==> flow/design.v <==
module key(
    input clk, rst,
    input [3:0] key_in,
    output reg [2:0] key_val
);
    localparam CNT_MAX = 4'd9;  
    reg [3:0] cnt;
    always @(posedge clk or negedge rst) begin
        if (!rst) begin
            cnt <= 4'd0;
        end else begin
            if (key_in[0] && key_in[1] && key_in[2] && key_in[3]) begin
                cnt <= 4'd0;
            end else begin
                cnt <= (cnt == CNT_MAX) ? cnt : (cnt + 1'b1);
            end
        end
    end
    always @(posedge clk or negedge rst) begin
        if (!rst) begin
            key_val <= 3'd0;
        end else if (cnt == CNT_MAX - 1'b1) begin
            if (~key_in[0]) begin
                key_val <= 3'd1;
            end else if (~key_in[1]) begin
                key_val <= 3'd2;
            end else if (~key_in[2]) begin
                key_val <= 3'd3;
            end else if (~key_in[3]) begin
                key_val <= 3'd4;
            end
        end else begin
            key_val <= 3'd0;
        end
    end
endmodule
module seg(
    input clk, rst,
    input [20:0] data,
    output reg [6:0] seg,
    output reg [7:0] sel
);
    localparam  CNT_MAX = 2'd3;  
    localparam  DIGIT0 = 7'b100_0000,
                DIGIT1 = 7'b111_1001,
                DIGIT2 = 7'b010_0100,
                DIGIT3 = 7'b011_0000,
                DIGIT4 = 7'b001_1001,
                DIGIT5 = 7'b001_0010,
                DIGIT6 = 7'b000_0010,
                DIGIT7 = 7'b111_1000,
                DIGIT8 = 7'b000_0000,
                DIGIT9 = 7'b001_0000,
                DASH   = 7'b011_1111;
    reg [1:0] cnt;
    reg [2:0] idx;
    always @(posedge clk or negedge rst) begin
        if (!rst) begin
            cnt <= 2'd0;
            idx <= 3'd0;
            sel <= 8'b1111_1111;
        end else begin
            sel <= ~(1'b1 << idx);
            if (cnt == CNT_MAX) begin  
                cnt <= 2'd0;
                idx <= (idx == 3'd7) ? 3'd0 : (idx + 1'b1);  
            end else begin
                cnt <= cnt + 1'b1;
            end
        end
    end
    reg [6:0] digit;
    always @(*) begin
        case (idx)
            3'd0: digit = data[6:0] % 4'd10;
            3'd1: digit = data[6:0] / 4'd10;
            3'd2: digit = 4'd10;
            3'd3: digit = data[13:7] % 4'd10;
            3'd4: digit = data[13:7] / 4'd10;
            3'd5: digit = 4'd10;
            3'd6: digit = data[20:14] % 4'd10;
            3'd7: digit = data[20:14] / 4'd10;
            default: ;
        endcase
        case (digit)
            4'd0: seg = DIGIT0;
            4'd1: seg = DIGIT1;
            4'd2: seg = DIGIT2;
            4'd3: seg = DIGIT3;
            4'd4: seg = DIGIT4;
            4'd5: seg = DIGIT5;
            4'd6: seg = DIGIT6;
            4'd7: seg = DIGIT7;
            4'd8: seg = DIGIT8;
            4'd9: seg = DIGIT9;
            4'd10: seg = DASH;
            default: seg = 7'dx;
        endcase
    end
endmodule
module clock (
    input clk, rst,
    input [2:0] key_val,
    output reg [20:0] data,
    output reg [2:0] led
);
    localparam  S1 = 3'd1,
                S2 = 3'd2,
                S3 = 3'd3,
                S4 = 3'd4;
    localparam  RUNNING = 1'b0,
                SETTING = 1'b1;
    reg current_state, next_state;
    always @(posedge clk or negedge rst) begin
        if (!rst) begin
            current_state <= RUNNING;
        end else begin
            current_state <= next_state;
        end
    end
    always @(*) begin
        next_state = current_state;
        case (current_state)
            RUNNING: begin
                if (key_val == S2) begin
                    next_state = SETTING;
                end else begin
                    next_state = RUNNING;
                end
            end
            SETTING: begin
                if (key_val == S4) begin
                    next_state = RUNNING;
                end else begin
                    next_state = SETTING;
                end
            end
            default: begin ; end
        endcase
    end
    reg [9:0] cnt;
    localparam CNT_MAX = 10'd999;  
    reg [1:0] choice;
    localparam  SEC     = 2'b00,
                MIN     = 2'b01,
                HOUR    = 2'b11;
    always @(posedge clk or negedge rst) begin
        if (!rst) begin
            data <= 21'd0;
            cnt <= 10'd0;
        end else begin
            case (current_state)
                RUNNING: begin
                    if (cnt == CNT_MAX) begin
                        cnt <= 10'd0;
                        if (data[5:0] == 6'd59) begin
                            data[5:0] <= 6'd0;
                            if (data[12:7] == 6'd59) begin
                                data[12:7] <= 6'd0;
                                if (data[18:14] == 5'd23) begin
                                    data <= 21'd0;
                                end else begin
                                    data[18:14] <= data[18:14] + 1'b1;
                                end
                            end else begin
                                data[12:7] <= data[12:7] + 1'b1;
                            end
                        end else begin
                            data[5:0] <= data[5:0] + 1'b1;
                        end
                    end else begin
                        cnt <= cnt + 1'b1;
                    end
                end
                SETTING: begin
                    cnt <= 10'd0;
                    if (key_val == S3) begin
                        case (choice)
                            SEC: begin
                                data[5:0] <= (data[5:0] == 6'd59) ? 6'd0 : (data[5:0] + 1'b1);
                            end
                            MIN: begin
                                data[12:7] <= (data[12:7] == 6'd59) ? 6'd0 : (data[12:7] + 1'b1);
                            end
                            HOUR: begin
                                data[18:14] <= (data[18:14] == 5'd23) ? 5'd0 : (data[18:14] + 1'b1);
                            end
                            default: begin ; end
                        endcase
                    end
                end
                default: begin ; end
            endcase
        end
    end
    always @(posedge clk or negedge rst) begin
        if (!rst) begin
            choice <= SEC;
        end else begin
            case (current_state)
                RUNNING: begin
                    choice <= SEC;
                end
                SETTING: begin
                    if (key_val == S2) begin
                        case (choice)
                            SEC: begin choice <= MIN; end
                            MIN: begin choice <= HOUR; end
                            HOUR: begin choice <= SEC; end
                            default: begin ; end
                        endcase
                    end
                end
                default: begin ; end
            endcase
        end
    end
    always @(*) begin
        led = 3'b111;
        case (current_state)
            RUNNING: begin
                led = 3'b111;
            end
            SETTING: begin
                case (choice)
                    SEC: begin led = 3'b110; end
                    MIN: begin led = 3'b101; end
                    HOUR: begin led = 3'b011; end
                    default: begin ; end
                endcase
            end
            default: begin ; end
        endcase
    end
endmodule
module stopwatch (
    input clk, rst,
    input [2:0] key_val,
    output reg [20:0] data
);
    localparam  S1 = 3'd1,
                S2 = 3'd2,
                S3 = 3'd3,
                S4 = 3'd4;
    localparam  IDLE    = 2'b00,
                RUNNING = 2'b01,
                PAUSED  = 2'b11;
    reg [1:0] current_state, next_state;
    always @(posedge clk or negedge rst) begin
        if (!rst) begin
            current_state <= IDLE;
        end else begin
            current_state <= next_state;
        end
    end
    always @(*) begin
        next_state = current_state;
        case (current_state)
            IDLE: begin
                if (key_val == S2) begin
                    next_state = RUNNING;
                end else begin
                    next_state = IDLE;
                end
            end
            RUNNING: begin
                if (key_val == S2 ||
                    (data[6:0] == 7'd99 && data[12:7] == 6'd59 && data[20:14] == 7'd99)) begin
                    next_state = PAUSED;
                end else begin
                    next_state = RUNNING;
                end
            end
            PAUSED: begin
                if (key_val == S2) begin
                    next_state = RUNNING;
                end else if (key_val == S3) begin
                    next_state = IDLE;
                end else begin
                    next_state = PAUSED;
                end
            end
            default: begin ; end
        endcase
    end
    reg [3:0] cnt;
    localparam CNT_MAX = 4'd9;  
    always @(posedge clk or negedge rst) begin
        if (!rst) begin
            data <= 21'd0;
            cnt <= 4'd0;
        end else begin
            case (current_state)
                IDLE: begin
                    data <= 21'd0;
                    cnt <= 4'd0;
                end
                RUNNING: begin
                    if (data[6:0] == 7'd99 && data[12:7] == 6'd59 && data[20:14] == 7'd99) begin
                    end else if (cnt == CNT_MAX) begin
                        cnt <= 4'd0;
                        if (data[6:0] == 7'd99) begin
                            data[6:0] <= 7'd0;
                            if (data[12:7] == 6'd59) begin
                                data[12:7] <= 6'd0;
                                data[20:14] <= data[20:14] + 1'b1;
                            end else begin
                                data[12:7] <= data[12:7] + 1'b1;
                            end
                        end else begin
                            data[6:0] <= data[6:0] + 1'b1;
                        end
                    end else begin
                        cnt <= cnt + 1'b1;
                    end
                end
                PAUSED: begin
                end
                default: begin ; end
            endcase
        end
    end
endmodule
module blink(
    input clk, rst, en,
    output reg led
);
    localparam CNT_MAX = 10'd999;  
    reg [9:0] cnt;
    always @(posedge clk or negedge rst) begin
        if (!rst) begin
            cnt <= 10'd0;
            led <= 1'b0;
        end else if (en) begin
            if (cnt == (CNT_MAX >> 1'b1)) begin
                cnt <= 10'd0;
                led <= ~led;
            end else begin
                cnt <= cnt + 1'b1;
            end
        end else begin
            cnt <= 10'd0;
            led <= 1'b0;
        end
    end
endmodule
module buzz(
    input clk, rst, en,
    output buz
);
    localparam CNT_MAX = 3'd7;  
    reg [2:0] cnt;
    always @(posedge clk or negedge rst) begin
        if (!rst) begin
            cnt <= 3'd0;
        end else if (en) begin
            cnt <= (cnt == CNT_MAX) ? 3'd0 : (cnt + 1'b1);
        end else begin
            cnt <= 3'd0;
        end
    end
    assign buz = (cnt <= (CNT_MAX >> 1'b1)) ? 1'b0 : 1'b1;  
endmodule
module timer (
    input clk, rst,
    input [2:0] key_val,
    output reg [20:0] data,
    output reg [2:0] led,
    output buz
);
    localparam  S1 = 3'd1,
                S2 = 3'd2,
                S3 = 3'd3,
                S4 = 3'd4;
    reg en_blink;
    wire led_blink;
    blink u_blink(
        .clk(clk),
        .rst(rst),
        .en(en_blink),
        .led(led_blink)
    );
    reg en_buz;
    reg [9:0] cnt_buz;
    reg [2:0] cnt_repeat;
    localparam REPEATS_MAX = 3'd5;
    buzz u_buzz(
        .clk(clk),
        .rst(rst),
        .en(en_buz),
        .buz(buz)
    );
    localparam  SETTING = 2'b00,
                RUNNING = 2'b01,
                PAUSED = 2'b11,
                TIMEUP = 2'b10;
    reg [1:0] current_state, next_state;
    always @(posedge clk or negedge rst) begin
        if (!rst) begin
            current_state <= SETTING;
        end else begin
            current_state <= next_state;
        end
    end
    always @(*) begin
        next_state = current_state;
        case (current_state)
            SETTING: begin
                if (key_val == S4) begin
                    next_state = RUNNING;
                end else begin
                    next_state = SETTING;
                end
            end
            RUNNING: begin
                if (data == 21'd0) begin
                    next_state = TIMEUP;
                end else begin
                    if (key_val == S4) begin
                        next_state = PAUSED;
                    end else if (key_val == S3) begin
                        next_state = SETTING;
                    end else begin
                        next_state = RUNNING;
                    end
                end
            end
            PAUSED: begin
                if (key_val == S4) begin
                    next_state = RUNNING;
                end else if (key_val == S3) begin
                    next_state = SETTING;
                end else begin
                    next_state = PAUSED;
                end
            end
            TIMEUP: begin
                if (key_val == S4) begin
                    next_state = SETTING;
                end else begin
                    next_state = TIMEUP;
                end
            end
            default: begin ; end
        endcase
    end
    reg [20:0] data_tmp;
    reg [9:0] cnt;
    localparam CNT_MAX = 10'd999;  
    reg [1:0] choice;
    localparam  SEC     = 2'b00,
                MIN     = 2'b01,
                HOUR    = 2'b11;
    always @(posedge clk or negedge rst) begin
        if (!rst) begin
            data <= 21'd0;
            cnt <= 10'd0;
            data_tmp <= 21'd0;
        end else begin
            case (current_state)
                SETTING: begin
                    cnt <= 10'd0;
                    data <= data_tmp;
                    if (key_val == S3) begin
                        case (choice)
                            SEC: begin
                                data[5:0] <= (data[5:0] == 6'd59) ? 6'd0 : (data[5:0] + 1'b1);
                                data_tmp[5:0] <= (data[5:0] == 6'd59) ? 6'd0 : (data[5:0] + 1'b1);
                            end
                            MIN: begin
                                data[12:7] <= (data[12:7] == 6'd59) ? 6'd0 : (data[12:7] + 1'b1);
                                data_tmp[12:7] <= (data[12:7] == 6'd59) ? 6'd0 : (data[12:7] + 1'b1);
                            end
                            HOUR: begin
                                data[18:14] <= (data[18:14] == 5'd23) ? 5'd0 : (data[18:14] + 1'b1);
                                data_tmp[18:14] <= (data[18:14] == 5'd23) ? 5'd0 : (data[18:14] + 1'b1);
                            end
                            default: begin ; end
                        endcase
                    end
                end
                RUNNING: begin
                    if (cnt == CNT_MAX) begin
                        cnt <= 10'd0;
                        if (data[5:0] == 6'd0) begin
                            data[5:0] <= 6'd59;
                            if (data[12:7] == 6'd0) begin
                                data[12:7] <= 6'd59;
                                data[18:14] <= data[18:14] - 1'b1;
                            end else begin
                                data[12:7] <= data[12:7] - 1'b1;
                            end
                        end else begin
                            data[5:0] <= data[5:0] - 1'b1;
                        end
                    end else begin
                        cnt <= cnt + 1'b1;
                    end
                end
                PAUSED: begin
                end
                TIMEUP: begin
                end
                default: begin ; end
            endcase
        end
    end
    always @(posedge clk or negedge rst) begin
        if (!rst) begin
            choice <= SEC;
        end else begin
            case (current_state)
                SETTING: begin
                    if (key_val == S2) begin
                        case (choice)
                            SEC: begin choice <= MIN; end
                            MIN: begin choice <= HOUR; end
                            HOUR: begin choice <= SEC; end
                            default: begin ; end
                        endcase
                    end
                end
                RUNNING: begin
                    choice <= SEC;
                end
                PAUSED: begin
                end
                TIMEUP: begin
                end
                default: begin ; end
            endcase
        end
    end
    always @(*) begin
        led = 3'b111;
        en_blink = 1'b0;
        case (current_state)
            SETTING: begin
                case (choice)
                    SEC: begin led = 3'b110; end
                    MIN: begin led = 3'b101; end
                    HOUR: begin led = 3'b011; end
                    default: begin ; end
                endcase
            end
            RUNNING: begin
                led = 3'b111;
            end
            PAUSED: begin
            end
            TIMEUP: begin
                en_blink = 1'b1;
                led = {2'b11, led_blink};
            end
            default: begin ; end
        endcase
    end
    always @(posedge clk or negedge rst) begin
        if (!rst) begin
            en_buz <= 1'b0;
            cnt_buz <= 10'd0;
            cnt_repeat <= 3'd0;
        end else begin
            case (current_state)
                SETTING: begin
                    en_buz <= 1'b0;
                    cnt_buz <= 10'd0;
                    cnt_repeat <= 3'd0;
                end
                RUNNING: begin
                end
                PAUSED: begin
                end
                TIMEUP: begin
                    if (cnt_repeat < REPEATS_MAX) begin
                        if (cnt_buz <= (CNT_MAX >> 1'b1)) begin
                            en_buz <= 1'b1;
                            cnt_buz <= cnt_buz + 1'b1;
                        end else if (cnt_buz < CNT_MAX) begin
                            en_buz <= 1'b0;
                            cnt_buz <= cnt_buz + 1'b1;
                        end else begin
                            cnt_buz <= 10'd0;
                            cnt_repeat <= cnt_repeat + 1'b1;
                        end
                    end else begin
                        en_buz <= 1'b0;
                    end
                end
                default: begin ; end
            endcase
        end
    end
endmodule
module top(
    input clk, rst,
    input [3:0] key_in,
    output [6:0] seg,
    output [7:0] sel,
    output reg [2:0] led, sel_led,
    output buz
);
    wire [2:0] key_val;
    localparam  S1 = 3'd1,
                S2 = 3'd2,
                S3 = 3'd3,
                S4 = 3'd4;
    key u_key(
        .clk(clk),
        .rst(rst),
        .key_in(key_in),
        .key_val(key_val)
    );
    reg [20:0] data_to_show;
    seg u_seg(
        .clk(clk),
        .rst(rst),
        .seg(seg),
        .sel(sel),
        .data(data_to_show)
    );
    wire [20:0] data_clock, data_stopwatch, data_timer;
    wire [2:0] led_clock, led_timer;
    wire [2:0] key_val_clock, key_val_stopwatch, key_val_timer;
    reg [1:0] current_state, next_state;
    localparam  CLOCK       = 2'b00,
                STOPWATCH   = 2'b01,
                TIMER       = 2'b11;
    assign key_val_clock = (current_state == CLOCK) ? key_val : 3'd0;
    assign key_val_stopwatch = (current_state == STOPWATCH) ? key_val : 3'd0;
    assign key_val_timer = (current_state == TIMER) ? key_val : 3'd0;
    clock u_clock (
        .clk(clk),
        .rst(rst),
        .key_val(key_val_clock),
        .data(data_clock),
        .led(led_clock)
    );
    stopwatch u_stopwatch (
        .clk(clk),
        .rst(rst),
        .key_val(key_val_stopwatch),
        .data(data_stopwatch)
    );
    timer u_timer (
        .clk(clk),
        .rst(rst),
        .key_val(key_val_timer),
        .data(data_timer),
        .led(led_timer),
        .buz(buz)
    );
    always @(posedge clk or negedge rst) begin
        if (!rst) begin
            current_state <= CLOCK;
        end else begin
            current_state <= next_state;
        end
    end
    always @(*) begin
        next_state = current_state;
        case (current_state)
            CLOCK: begin
                if (key_val == S1) begin
                    next_state = STOPWATCH;
                end else begin
                    next_state = CLOCK;
                end
            end
            STOPWATCH: begin
                if (key_val == S1) begin
                    next_state = TIMER;
                end else begin
                    next_state = STOPWATCH;
                end
            end
            TIMER: begin
                if (key_val == S1) begin
                    next_state = CLOCK;
                end else begin
                    next_state = TIMER;
                end
            end
            default: begin ; end
        endcase
    end
    always @(*) begin
        led = 3'b111;
        data_to_show = 20'd0;
        sel_led = 3'b111;
        case (current_state)
            CLOCK: begin
                led = 3'b110;
                data_to_show = data_clock;
                sel_led = led_clock;
            end
            STOPWATCH: begin
                led = 3'b101;
                data_to_show = data_stopwatch;
                sel_led = 3'b111;
            end
            TIMER: begin
                led = 3'b011;
                data_to_show = data_timer;
                sel_led = led_timer;
            end
            default: begin ; end
        endcase
    end
endmodule
Reports on top
Tool output for the design above, in the order of the flow.
Lines are those of the file above, counted from 1.
Operators carry their Yosys type and port widths (W data, S select, Z words).
Cell names lack the library's common part.
{"block": "design", "design": "top", "clk_port": "clk", "lib": "sky130hd", "pvt_corner": "tt_025C_1v80"}

Word level
Yosys after proc, flatten, opt, wreduce and memory -nomap, before mapping. Memory bits, and registers merged into a memory's read port (data or address), are not among the register bits. Print and check cells are not counted. Equal cells are merged and count once.
Memory sizes are those after Yosys's memory passes, which may raise the word count (mostly to a power of two), join words into wider ones and drop unused or constant bits.
{"block": "bits", "ff_bits": 154, "rom_bits": 112, "mem_count": 1, "input_bits": 6, "output_inout_bits": 22, "word_cells": 303}
{"block": "classes", "add_sub_neg": 22, "div_mod_pow": 6, "cmp": 4, "eq_ne": 69, "shifts": 1, "muxes": 126, "bitwise": 3, "reduce_logical": 39}
{"block": "memory_table", "name": "(name not given)", "size": 16, "width": 7, "read_ports": 1, "write_ports": 0, "line": 85, "source": "case (digit)"}
{"block": "op_table", "operator": "$mux W6", "count": 24}
{"block": "op_table", "operator": "$div A7 B4 Y7 const B", "count": 3}
{"block": "op_table", "operator": "$mod A7 B4 Y7 const B", "count": 3}
{"block": "op_table", "operator": "$mux W10", "count": 7}
{"block": "op_table", "operator": "$pmux W21 S3", "count": 1}
{"block": "op_table", "operator": "$mux W5", "count": 12}
{"block": "op_table", "operator": "$pmux W10 S2", "count": 3}
{"block": "op_table", "operator": "$pmux W6 S2", "count": 5}
{"block": "op_table", "operator": "$mux W7", "count": 8}
{"block": "op_table", "operator": "$pmux W7 S7", "count": 1}
{"block": "op_table", "operator": "$mux W3", "count": 14}
{"block": "op_table", "operator": "$add A10 B1 Y10 const B", "count": 4}
{"block": "op_table", "operator": "$pmux W3 S3", "count": 4}
{"block": "op_table", "operator": "$add A6 B1 Y6 const B", "count": 5}
{"block": "op_table", "operator": "$eq A6 B6 Y1 const B", "count": 5}
{"block": "op_table", "operator": "$pmux W7 S2", "count": 2}
{"block": "op_table", "operator": "$mux W2", "count": 13}
{"block": "op_table", "operator": "$ne A2 B1 Y1 const B", "count": 12}
{"block": "op_table", "operator": "$eq A3 B2 Y1 const B", "count": 8}
{"block": "op_table", "operator": "$pmux W2 S3", "count": 4}
{"block": "op_table", "operator": "$logic_not A21 Y1", "count": 1}
{"block": "op_table", "operator": "$eq A3 B3 Y1 const B", "count": 7}
{"block": "op_table", "operator": "$eq A10 B10 Y1 const B", "count": 2}
{"block": "op_table", "operator": "$pmux W5 S2", "count": 2}
{"block": "op_table", "operator": "$ne A2 B2 Y1 const B", "count": 9}
{"block": "op_table", "operator": "$pmux W3 S2", "count": 3}
{"block": "op_table", "operator": "$reduce_and A4 Y1", "count": 4}
{"block": "op_table", "operator": "$mux W4", "count": 4}
Other operator kinds: 40; their cells: 100.

Depth
Yosys ltp: most cells in a row. Word level: on the elaborated netlist, between registers, memories and ports. Mapped: between sequential cells and ports; inverters and the memories' decode and read muxes count.
{"block": "depth", "depth_word": 7, "abc_area": 0, "ltp_mapped": 24}

Mapped cells and area
Yosys stat after the flow's synthesis: flattened, memories mapped to cells. It holds for the ABC_AREA given above (unset counts as 0); a run with the other value may have another netlist.
{"block": "types", "cell": "dfrtp_1", "count": 147, "area_total_um2": 3.68E+03}
{"block": "types", "cell": "nand2_1", "count": 149, "area_total_um2": 559.286}
{"block": "types", "cell": "ha_1", "count": 44, "area_total_um2": 550.528}
{"block": "types", "cell": "o21ai_0", "count": 94, "area_total_um2": 470.451}
{"block": "types", "cell": "nor2_1", "count": 117, "area_total_um2": 439.171}
{"block": "types", "cell": "dfstp_2", "count": 13, "area_total_um2": 341.578}
{"block": "types", "cell": "a21oi_1", "count": 68, "area_total_um2": 340.326}
{"block": "types", "cell": "nand3_1", "count": 61, "area_total_um2": 305.293}
{"block": "types", "cell": "xnor2_1", "count": 24, "area_total_um2": 210.202}
{"block": "types", "cell": "mux2_2", "count": 16, "area_total_um2": 180.173}
{"block": "types", "cell": "xor2_1", "count": 18, "area_total_um2": 157.651}
{"block": "types", "cell": "and3_1", "count": 25, "area_total_um2": 156.4}
{"block": "types", "cell": "inv_1", "count": 40, "area_total_um2": 150.144}
{"block": "types", "cell": "o31ai_1", "count": 19, "area_total_um2": 142.637}
{"block": "types", "cell": "a222oi_1", "count": 14, "area_total_um2": 140.134}
{"block": "types", "cell": "nand2b_1", "count": 21, "area_total_um2": 131.376}
{"block": "types", "cell": "nor3_1", "count": 26, "area_total_um2": 130.125}
{"block": "types", "cell": "nor2b_1", "count": 20, "area_total_um2": 125.12}
Other cell types: 60; their cells: 224.
{"block": "mapped", "stdcells": 1140, "mapped_area_um2": 9820.7, "sequential_area_um2": 4020.1, "flip_flops": 160, "n_buf": 48}
By module: a second synthesis without flattening, with its own total; a netlist apart from the flattened one above.
{"block": "hier_totals", "hier_cells": 1212, "hier_area_um2": 10923.0}
Each row is one instance without its submodules.
{"block": "by_module", "mod": "timer", "instances": 1, "n_cells": 450, "area_um2": 3955.0, "mod_seq_area_um2": 1629.1}
{"block": "by_module", "mod": "seg", "instances": 1, "n_cells": 241, "area_um2": 2092.0, "mod_seq_area_um2": 335.3}
{"block": "by_module", "mod": "clock", "instances": 1, "n_cells": 173, "area_um2": 1664.1, "mod_seq_area_um2": 777.0}
{"block": "by_module", "mod": "stopwatch", "instances": 1, "n_cells": 166, "area_um2": 1524.0, "mod_seq_area_um2": 676.9}
{"block": "by_module", "mod": "top", "instances": 1, "n_cells": 80, "area_um2": 619.3, "mod_seq_area_um2": 76.3}
{"block": "by_module", "mod": "blink", "instances": 1, "n_cells": 53, "area_um2": 554.3, "mod_seq_area_um2": 275.3}
{"block": "by_module", "mod": "key", "instances": 1, "n_cells": 37, "area_um2": 361.6, "mod_seq_area_um2": 175.2}
{"block": "by_module", "mod": "buzz", "instances": 1, "n_cells": 12, "area_um2": 152.6, "mod_seq_area_um2": 75.1}

Timing after synthesis
OpenSTA on the mapped netlist: ideal clock, no wires. The path of least setup slack (recovery checks aside). Input and output delay are each 20% of the period. Register names are those of the netlist, which keeps one name where synthesis merged equal registers.
{"block": "synth_path", "kind": "register to output", "startpoint": "register u_seg.idx[0]", "endpoint": "output seg[4]", "tclk_ps": 10000, "output_delay_ps": 2000, "launch_ps": 0, "arrival_time_ps": 3916, "required_ps": 8000, "slack_ps": 4084, "delay_ps": 3916, "path_stages": 19, "path_buffers": 1, "period_less_setup_slack_ps": 5916}
"delay_ps" = arrival - input delay + setup time.
At an output port there is no setup time.
"path_stages": output pins that drive a net of the path, with the launching flip-flop's if there is one; two outputs of one cell count as two.
"period_less_setup_slack_ps" is the clock period less the worst setup slack; recovery checks do not enter. This is arithmetic on one report: input and output delays are still those of the set period (20% each).
Between the ends stands the longest chain of elaborated cells between them, by number of cells; it is not shown to be the way that was timed. Of several equally long chains one is given.
Each line given opens the expression or statement behind the cell; cells for indexed reads and writes are added by Yosys, which also makes memories of some case tables.
The chain passes a memory read, where the word-level depth is cut; so it can be longer than that depth.
{"block": "synth_via", "cell_sequence": "dfrtp_1 ha_1 ha_1 buf_2 a221o_1 a211o_1 a311o_1 or2_4 inv_1 ha_1 and3b_1 a32o_1 nor2_1 and2_1 inv_1 ha_1 inv_1 a21oi_1 o31ai_2", "elab_chain_len": 5}
{"block": "synth_rtl", "element": "start, declared", "line": 56, "source": "reg [2:0] idx;"}
{"block": "synth_rtl", "element": "start, assigned", "line": 60, "source": "idx <= 3'd0;"}
{"block": "synth_rtl", "element": "start, assigned", "line": 66, "source": "idx <= (idx == 3'd7) ? 3'd0 : (idx + 1'b1);"}
{"block": "synth_rtl", "element": "$eq A3 B2 Y1", "line": 74, "source": "case (idx)"}
{"block": "synth_rtl", "element": "$reduce_or A2 Y1"}
{"block": "synth_rtl", "element": "$pmux W7 S7", "line": 74}
{"block": "synth_rtl", "element": "$mem_v2 Z16 W7", "line": 85, "source": "case (digit)"}
{"block": "synth_rtl", "element": "$mux W7", "line": 85}
{"block": "synth_rtl", "element": "end, declared", "line": 598, "source": "output [6:0] seg,"}

Timing after layout
Path of least setup slack in the final report of job 1 (OpenROAD, finished layout, wires in). Where an end is a register, its clock arrival counts in the times.
The report prints the path's times to 10 ps; the period is as set.
{"block": "layout_path", "kind": "register to output", "startpoint": "register (no name shown)", "endpoint": "output seg[4]", "tclk_ps": 7990, "output_delay_ps": 1600, "launch_ps": 420, "arrival_time_ps": 5130, "required_ps": 6390, "slack_ps": 1260, "path_stages": 19, "path_buffers": 1}
{"block": "layout_via", "cell_sequence": "dfrtp_2 a222oi_1 and2_1 a211o_1 o311ai_1 a311o_1 or2_4 inv_1 ha_1 and3b_1 a32o_1 nor2_1 and2_4 inv_1 ha_1 inv_1 a21oi_1 o31ai_2 clkdlybuf4s50_1"}
{"block": "layout_rtl", "element": "end, declared", "line": 598, "source": "output [6:0] seg,"}
No chain of elaborated cells between the ends is given.

## Implementation results

Flow measurements of top on sky130hd: 3 stored runs with different settings, listed in no order. Input and output delays are each 20% of the period that was set; the output load is 0.01 pF.
"timing.achieved_period_ps" = clock period - worst setup slack. The figure is calculated, with input and output delays left at 20% of the set period.
"worst_setup_path_time_ps" means the part of the period allowed to the worst setup path (the constraints hold back 20% at inputs and 20% at outputs) less its slack; where the path has registers, the arrival times of their clocks count too.
"power_uw" is the tool's figure for a default switching activity; nothing was simulated.
"worst_setup_path_time_ps" is given in steps of 10 ps.

{"run": "job 1", "settings": { "CORE_UTILIZATION": 40, "SETUP_SLACK_MARGIN": 1.05, "period_ns": 7.99, "CAP_MARGIN": 20, "CORE_MARGIN": 2, "SLEW_MARGIN": 20 }, "results": { "synth_chip_area_um2": 9820.7, "die_um2": 25821.3, "layout_stdcell_area_um2": 11048.1, "layout_utilization_pct": 45.7, "setup_worst_slack_ps": 1264, "timing.setup.tns_ps": 0, "final_hold_ws_ps": 447, "power_uw": 1675, "timing.achieved_period_ps": 6726, "worst_setup_path_time_ps": 5130, "critical_path_kind": "register to output" }}
{"run": "job 2", "settings": { "CAP_MARGIN": 0, "CELL_PAD_IN_SITES_DETAIL_PLACEMENT": 2, "CELL_PAD_IN_SITES_GLOBAL_PLACEMENT": 1, "CORE_MARGIN": 7, "CORE_UTILIZATION": 59, "CTS_CLUSTER_SIZE": 78, "GPL_ROUTABILITY_DRIVEN": 0, "GPL_TIMING_DRIVEN": 0, "HOLD_SLACK_MARGIN": 0.14, "MAX_ROUTING_LAYER": "met4", "MIN_ROUTING_LAYER": "met1", "PLACE_DENSITY_LB_ADDON": 0.02, "SETUP_SLACK_MARGIN": 0.01, "SLEW_MARGIN": 10, "TNS_END_PERCENT": 85, "period_ns": 11.0 }, "outcome": "unfinished; error DPL-0033 in placement"}
{"run": "job 3", "settings": { "CAP_MARGIN": 0, "CELL_PAD_IN_SITES_DETAIL_PLACEMENT": 1, "CELL_PAD_IN_SITES_GLOBAL_PLACEMENT": 1, "CORE_MARGIN": 7, "CORE_UTILIZATION": 52, "CTS_CLUSTER_SIZE": 73, "GPL_ROUTABILITY_DRIVEN": 0, "GPL_TIMING_DRIVEN": 0, "HOLD_SLACK_MARGIN": 0.14, "MAX_ROUTING_LAYER": "met4", "MIN_ROUTING_LAYER": "met1", "PLACE_DENSITY_LB_ADDON": 0.02, "SETUP_SLACK_MARGIN": 0.01, "SLEW_MARGIN": 10, "period_ns": 9.7 }, "results": { "synth_chip_area_um2": 9820.7, "die_um2": 22929.5, "layout_stdcell_area_um2": 11008.1, "layout_utilization_pct": 59.2, "setup_worst_slack_ps": 1874, "timing.setup.tns_ps": 0, "final_hold_ws_ps": 450, "power_uw": 1433, "timing.achieved_period_ps": 7826, "worst_setup_path_time_ps": 5890, "critical_path_kind": "register to output" }}
